==> flow/design.v <==
`timescale 1ns / 1ps
module day3_part2_top( clk, rst, rom_addr, rom_data, sum, done );
    input clk;
    input rst;
    output [13:0] rom_addr;
    input [7:0] rom_data;
    output [31:0] sum;
    output done;
    reg [13:0] addr;
    wire [7:0] rom_out;
    reg [63:0] sub_group1;
    reg [63:0] sub_group2;
    reg [63:0] sub_group3;
    reg [63:0] comparator;
    reg [7:0] value;
    reg [31:0] sum_triples;
    localparam READ_1 = 3'b000, READ_2 = 3'b001, READ_3 = 3'b010, COMPARE = 3'b011, GET_VAL = 3'b100, CHECK = 3'b101, DONE = 3'b110;
    reg [2:0] state;
    reg int_done;
    assign sum = sum_triples;
    assign done = int_done;
    assign rom_addr = addr;
    assign rom_out = rom_data;
    always @ (posedge clk)
    begin
    if (rst)
    begin
        addr <= 14'b0;
        sub_group1 <= 64'b0;
        sub_group2 <= 64'b0;
        sub_group3 <= 64'b0;
        comparator <= 64'b0;
        value <= 8'b0;
        sum_triples <= 32'b0;
        state <= READ_1;
        int_done <= 1'b0;
    end
    else
    case (state)
    READ_1:
    begin
        addr <= addr + 1;
        if (rom_out == 8'b0)
            state <= READ_2;
        else
            sub_group1[rom_out] <= 1'b1;
    end
    READ_2:
    begin
        addr <= addr + 1;
        if (rom_out == 8'b0)
            state <= READ_3;
        else
            sub_group2[rom_out] <= 1'b1;
    end
    READ_3:
    begin
        addr <= addr + 1;
        if (rom_out == 8'b0)
            state <= COMPARE;
        else
            sub_group3[rom_out] <= 1'b1;
    end
    COMPARE:
    begin
        comparator <= sub_group1 & sub_group2 & sub_group3;
        if ((sub_group1 & sub_group2 & sub_group3) != 64'b0)
        begin
            value <= 8'b0;
            state <= GET_VAL;
        end
        else
        begin
            state <= CHECK;
        end
    end
    GET_VAL:
    begin
        comparator <= comparator >> 1;
        value <= value + 1;
        if (comparator == 1'b1)
        begin
            state <= CHECK;
            sum_triples <= sum_triples + value;
        end
    end
    CHECK:
    begin
        if (rom_out == 8'b0)
            state <= DONE;
        else
        begin
            state <= READ_1;
            sub_group1 <= 64'b0;
            sub_group2 <= 64'b0;
            sub_group3 <= 64'b0;
            comparator <= 64'b0;
        end
    end
    DONE:
    begin
        int_done <= 1'b1;
    end
    endcase
    end
endmodule
# [Reports on day3_part2_top]
# Module day3_part2_top before and after one edit of its RTL, step after step.
# Lines under "before" count in the file above, lines under "after" in the edited file.
# "change": "after" minus "before" as printed here.
# Operators carry their Yosys type and port widths (W data, S select, Z words).
# A cell with - has no value.
[setup] design="day3_part2_top" clk_port="clk" cell_library="sky130hd" corner="tt_025C_1v80"

# [Diff]
# Unified diff, file above to edited file.
# A script made this edit. It changes what the design does and was not meant as an optimisation.
# begin of diff
@@ -56,5 +56,5 @@
     READ_3:
     begin
-        addr <= addr + 1;
+        addr <= addr - 1;
         if (rom_out == 8'b0)
             state <= COMPARE;
# end of diff

# [Elaborated design]
# Counts by Yosys on the flattened word-level netlist (proc, flatten, opt, wreduce; memories kept). Register bits leave out memories and registers merged into their read ports (data or address). Print and check cells are left out. Cells with the same type and inputs are merged into one.
[word_totals] item="in_bits" before=10 after=10 change=0
[word_totals] item="ff_bits" before=314 after=314 change=0
[word_totals] item="wordCells" before=73 after=76 change=3
[classes] item="n_logic" before=9 after=9 change=0
[classes] item="n_shift" before=1 after=1 change=0
[classes] item="n_addsub" before=4 after=5 change=1
[classes] item="n_eq" before=16 after=16 change=0
[classes] item="n_mux" before=17 after=18 change=1
[classes] item="reduce_logical" before=17 after=18 change=1
[op_table] cell="$reduce_bool A2 Y1" before=4 after=5 change=1
[op_table] cell="$reduce_or A3 Y1" before=1 after=0 change=-1
[op_table] cell="$pmux W14 S2" before=0 after=1 change=1
[op_table] cell="$reduce_or A2 Y1" before=0 after=1 change=1
[op_table] cell="$sub A14 B1 Y14 const B" before=0 after=1 change=1
# Operator kinds equal on both sides are left out: 29.

# [Longest topological paths]
# Yosys ltp: most cells in a row. Word level: on the elaborated netlist, between registers, memories and ports. Mapped: between sequential cells and ports; inverters and the memories' decode and read muxes count.
[logic_depth] item="ltp_word" before=7 after=7 change=0
[logic_depth] item="ABC_AREA" before="0" after="0"
[logic_depth] item="ltp_mapped" before=11 after=12 change=1

# [After synthesis]
# Source: synth_stat.txt of the flow (Yosys; design flattened, memories mapped). It holds for the ABC_AREA given above (unset counts as 0); a run with the other value may have another netlist.
[by_type] type="sky130_fd_sc_hd__nor2_1" before=242 after=304 change=62
[by_type] type="sky130_fd_sc_hd__a31oi_1" before=4 after=64 change=60
[by_type] type="sky130_fd_sc_hd__a22o_1" before=57 after=0 change=-57
[by_type] type="sky130_fd_sc_hd__nor3_1" before=14 after=64 change=50
[by_type] type="sky130_fd_sc_hd__o21a_1" before=8 after=50 change=42
[by_type] type="sky130_fd_sc_hd__nand2_1" before=146 after=112 change=-34
[by_type] type="sky130_fd_sc_hd__o21ai_0" before=46 after=26 change=-20
[by_type] type="sky130_fd_sc_hd__buf_1" before=0 after=14 change=14
[by_type] type="sky130_fd_sc_hd__buf_2" before=15 after=4 change=-11
[by_type] type="sky130_fd_sc_hd__ha_1" before=11 after=22 change=11
[by_type] type="sky130_fd_sc_hd__clkbuf_1" before=79 after=88 change=9
[by_type] type="sky130_fd_sc_hd__a211oi_1" before=0 after=7 change=7
[by_type] type="sky130_fd_sc_hd__a21oi_1" before=133 after=127 change=-6
[by_type] type="sky130_fd_sc_hd__inv_1" before=15 after=21 change=6
[by_type] type="sky130_fd_sc_hd__nor4_1" before=31 after=36 change=5
[by_type] type="sky130_fd_sc_hd__or4_1" before=10 after=5 change=-5
[by_type] type="sky130_fd_sc_hd__nor2b_1" before=3 after=8 change=5
[by_type] type="sky130_fd_sc_hd__and4_1" before=4 after=0 change=-4
# Cell types equal on both sides are left out: 8.
# Not every row of either side is listed.
[synth_totals] item="mapped_area_um2" before=12819.8 after=13559.3 change=739.5
[synth_totals] item="cell_count" before=1494 after=1641 change=147
[synth_totals] item="n_buf" before=94 after=107 change=13
[synth_totals] item="sequential_area_um2" before=6366.1 after=6366.1 change=0.0
[synth_totals] item="ff_cells" before=318 after=318 change=0

# [Worst setup path after synthesis]
# OpenSTA on the mapped netlist: ideal clock, no wires. The path of least setup slack (recovery checks aside). Input and output delay are each 20% of the period. Register names are those of the netlist, which keeps one name where synthesis merged equal registers.
[synth_path] item="kind" before="input -> register" after="input -> register"
[synth_path] item="startpoint" before="in rom_data[0]" after="in rom_data[0]"
[synth_path] item="endpoint" before="reg sub_group2[17]" after="reg sub_group2[31]"
[synth_path] item="setup_time_ns" before=0.065 after=0.066 change=0.001
[synth_path] item="t_first_pin_ns" before=0.800 after=0.800 change=0.000
[synth_path] item="t_arrival_ns" before=2.794 after=3.163 change=0.369
[synth_path] item="tclk_ns" before=4.0 after=4.0 change=0.0
[synth_path] item="delay_ns" before=2.059 after=2.429 change=0.370
[synth_path] item="path_stages" before=10 after=12 change=2
[synth_path] item="slack_ns" before=1.141 after=0.771 change=-0.370
[synth_path] item="period_less_setup_slack_ns" before=2.859 after=3.229 change=0.370
# "delay_ns" = arrival - input delay + setup time.
# "path_stages" counts driving pins, that of a launching flip-flop among them; a cell with two outputs on the path counts twice.
# "period_less_setup_slack_ns" is the clock period less the worst setup slack; recovery checks do not enter. This is arithmetic on one report: input and output delays are still those of the set period (20% each).
# Between the ends stands the longest chain of elaborated cells between them, by number of cells; it is not shown to be the way that was timed. Of several equally long chains one is given.
# A line is the first line of the expression or statement that the cell stems from. Yosys adds cells for indexed reads and writes and turns some case tables into memories.
# At most two assigning lines are given for a register; there are more.
[synth_via_before] cell_sequence="sky130_fd_sc_hd__clkbuf_1 > sky130_fd_sc_hd__inv_1 > sky130_fd_sc_hd__ha_1 > sky130_fd_sc_hd__nor3b_1 > sky130_fd_sc_hd__or3b_2 > sky130_fd_sc_hd__a21oi_1 > sky130_fd_sc_hd__o221ai_1 > sky130_fd_sc_hd__nor2_1 > sky130_fd_sc_hd__a21oi_1 > sky130_fd_sc_hd__nor2_1" elab_chain_cells=7 cone_cells=12 classes_between="add/sub (1); eq/ne (2); shift (1); mux (3); logic (3); reduce/logical (2)"
[synth_rtl_before] item="start: declaration" line=6 rtl="input [7:0] rom_data;"
[synth_rtl_before] item="$neg A8 Y9" line=54 rtl="sub_group2[rom_out] <= 1'b1;"
[synth_rtl_before] item="$shift A1 B9 Y64" line=54
[synth_rtl_before] item="$not A64 Y64" line=54
[synth_rtl_before] item="$and A64 B64 Y64" line=54
[synth_rtl_before] item="$or A64 B64 Y64" line=54
[synth_rtl_before] item="$mux W64" line=51 rtl="if (rom_out == 8'b0)"
[synth_rtl_before] item="$pmux W64 S2" line=39 rtl="case (state)"
[synth_rtl_before] item="end: assignment" line=30 rtl="sub_group2 <= 64'b0;"
[synth_rtl_before] item="end: assignment" line=54
[synth_rtl_before] item="end: declaration" line=12 rtl="reg [63:0] sub_group2;"
[synth_via_after] cell_sequence="sky130_fd_sc_hd__buf_1 > sky130_fd_sc_hd__inv_1 > sky130_fd_sc_hd__ha_1 > sky130_fd_sc_hd__buf_2 > sky130_fd_sc_hd__nor3b_1 > sky130_fd_sc_hd__or3b_2 > sky130_fd_sc_hd__a21oi_1 > sky130_fd_sc_hd__o21bai_1 > sky130_fd_sc_hd__nor2_1 > sky130_fd_sc_hd__clkbuf_1 > sky130_fd_sc_hd__a21oi_1 > sky130_fd_sc_hd__nor2_1" elab_chain_cells=7 cone_cells=12 classes_between="add/sub (1); eq/ne (2); shift (1); mux (3); logic (3); reduce/logical (2)"
[synth_rtl_after] item="start: declaration" line=6 rtl="input [7:0] rom_data;"
[synth_rtl_after] item="$neg A8 Y9" line=54 rtl="sub_group2[rom_out] <= 1'b1;"
[synth_rtl_after] item="$shift A1 B9 Y64" line=54
[synth_rtl_after] item="$not A64 Y64" line=54
[synth_rtl_after] item="$and A64 B64 Y64" line=54
[synth_rtl_after] item="$or A64 B64 Y64" line=54
[synth_rtl_after] item="$mux W64" line=51 rtl="if (rom_out == 8'b0)"
[synth_rtl_after] item="$pmux W64 S2" line=39 rtl="case (state)"
[synth_rtl_after] item="end: assignment" line=30 rtl="sub_group2 <= 64'b0;"
[synth_rtl_after] item="end: assignment" line=54
[synth_rtl_after] item="end: declaration" line=12 rtl="reg [63:0] sub_group2;"

# [Path in the finished layout]
# Path of least setup slack in the final report of the runs of set A (OpenROAD, finished layout, wires in). Where an end is a register, its clock arrival counts in the times.
[layout_path] item="kind" before="register -> register" after="register -> register"
[layout_path] item="startpoint" before="reg value[0]" after="reg value[0]"
[layout_path] item="endpoint" before="reg sum_triples[24]" after="reg sum_triples[24]"
[layout_path] item="slack_ns" before=0.34 after=0.38 change=0.04
[layout_path] item="tclk_ns" before=3.29 after=3.29 change=0.00
[layout_path] item="setup_time_ns" before=0.07 after=0.07 change=0.00
[layout_path] item="path_stages" before=11 after=11 change=0
[layout_path] item="t_arrival_ns" before=3.40 after=3.35 change=-0.05
[layout_path] item="t_first_pin_ns" before=0.52 after=0.51 change=-0.01
# Between the ends stands the longest chain of elaborated cells between them, by number of cells; it is not shown to be the way that was timed. Of several equally long chains one is given.
# At most two assigning lines are given for a register; there are more.
[layout_via_before] cell_sequence="sky130_fd_sc_hd__dfxtp_1 > sky130_fd_sc_hd__ha_1 > sky130_fd_sc_hd__inv_1 > sky130_fd_sc_hd__fa_1 > sky130_fd_sc_hd__nor2b_1 > sky130_fd_sc_hd__o21ai_0 > sky130_fd_sc_hd__a21boi_0 > sky130_fd_sc_hd__o21ai_0 > sky130_fd_sc_hd__a2111oi_4 > sky130_fd_sc_hd__or3b_1 > sky130_fd_sc_hd__a21oi_1" elab_chain_cells=1 cone_cells=1 classes_between="add/sub (1)"
[layout_rtl_before] item="start: declaration" line=15 rtl="reg [7:0] value;"
[layout_rtl_before] item="start: assignment" line=33 rtl="value <= 8'b0;"
[layout_rtl_before] item="start: assignment" line=80 rtl="value <= value + 1;"
[layout_rtl_before] item="$add A32 B8 Y32" line=84 rtl="sum_triples <= sum_triples + value;"
[layout_rtl_before] item="end: assignment" line=34 rtl="sum_triples <= 32'b0;"
[layout_rtl_before] item="end: assignment" line=84
[layout_rtl_before] item="end: declaration" line=16 rtl="reg [31:0] sum_triples;"
[layout_via_after] cell_sequence="sky130_fd_sc_hd__dfxtp_1 > sky130_fd_sc_hd__ha_1 > sky130_fd_sc_hd__inv_1 > sky130_fd_sc_hd__fa_1 > sky130_fd_sc_hd__nor2b_1 > sky130_fd_sc_hd__o21ai_0 > sky130_fd_sc_hd__a21boi_0 > sky130_fd_sc_hd__o21ai_0 > sky130_fd_sc_hd__a211o_2 > sky130_fd_sc_hd__or4_1 > sky130_fd_sc_hd__a21oi_1" elab_chain_cells=1 cone_cells=1 classes_between="add/sub (1)"
[layout_rtl_after] item="start: declaration" line=15 rtl="reg [7:0] value;"
[layout_rtl_after] item="start: assignment" line=33 rtl="value <= 8'b0;"
[layout_rtl_after] item="start: assignment" line=80 rtl="value <= value + 1;"
[layout_rtl_after] item="$add A32 B8 Y32" line=84 rtl="sum_triples <= sum_triples + value;"
[layout_rtl_after] item="end: assignment" line=34 rtl="sum_triples <= 32'b0;"
[layout_rtl_after] item="end: assignment" line=84
[layout_rtl_after] item="end: declaration" line=16 rtl="reg [31:0] sum_triples;"

# [Flow runs]
# Both versions went through the flow (Yosys, OpenROAD) with the same settings in each pair. Constraints: input delay and output delay 20% of the set period each, output load 0.01 pF.
[flow_settings_set_A] period_ns=3.29 CAP_MARGIN=20 CORE_MARGIN=2 CORE_UTILIZATION=40 SLEW_MARGIN=20
[measured_set_A] item="total_power_uw" before=7848 after=8110 change=262
[measured_set_A] item="finish.utilization_pct" before=47.8 after=48.3 change=0.5
[measured_set_A] item="synth_area_um2" before=12819.8 after=13559.3 change=739.5
[measured_set_A] item="fin_ws_ns" before=0.342 after=0.384 change=0.042
[measured_set_A] item="design_die_area_um2" before=33498.2 after=35387.3 change=1889.1
[measured_set_A] item="stdcell_area_um2" before=15090.7 after=16158.0 change=1067.3
[measured_set_A] item="final_hold_ws_ns" before=0.452 after=0.457 change=0.005
[measured_set_A] item="total_negative_slack_ns" before=0.000 after=0.000 change=0.000
[measured_set_A] item="timing.achieved_period_ns" before=2.948 after=2.906 change=-0.042
[flow_settings_set_B] ABC_AREA=1 CAP_MARGIN=5 CORE_MARGIN=4 CORE_UTILIZATION=51 CTS_CLUSTER_DIAMETER=260 CTS_CLUSTER_SIZE=66 GPL_ROUTABILITY_DRIVEN=0 MAX_ROUTING_LAYER="met4" PLACE_DENSITY_LB_ADDON=0.19 SLEW_MARGIN=5 TNS_END_PERCENT=90 period_ns=2.81
[measured_set_B] item="total_power_uw" before=6705 after=6772 change=67
[measured_set_B] item="finish.utilization_pct" before=56.8 after=57.6 change=0.8
[measured_set_B] item="synth_area_um2" before=13914.6 after=14606.5 change=691.9
[measured_set_B] item="fin_ws_ns" before=0.372 after=0.363 change=-0.009
[measured_set_B] item="design_die_area_um2" before=29989.6 after=31412.2 change=1422.6
[measured_set_B] item="stdcell_area_um2" before=15258.4 after=16141.7 change=883.3
[measured_set_B] item="final_hold_ws_ns" before=0.449 after=0.443 change=-0.006
[measured_set_B] item="total_negative_slack_ns" before=0.000 after=0.000 change=0.000
[measured_set_B] item="timing.achieved_period_ns" before=2.438 after=2.447 change=0.009
# By "timing.achieved_period_ns" is meant the clock period of the run minus its worst setup slack. This is arithmetic on one report: input and output delays are still those of the set period (20% each).
# "total_power_uw" is the tool's figure for a default switching activity; nothing was simulated.
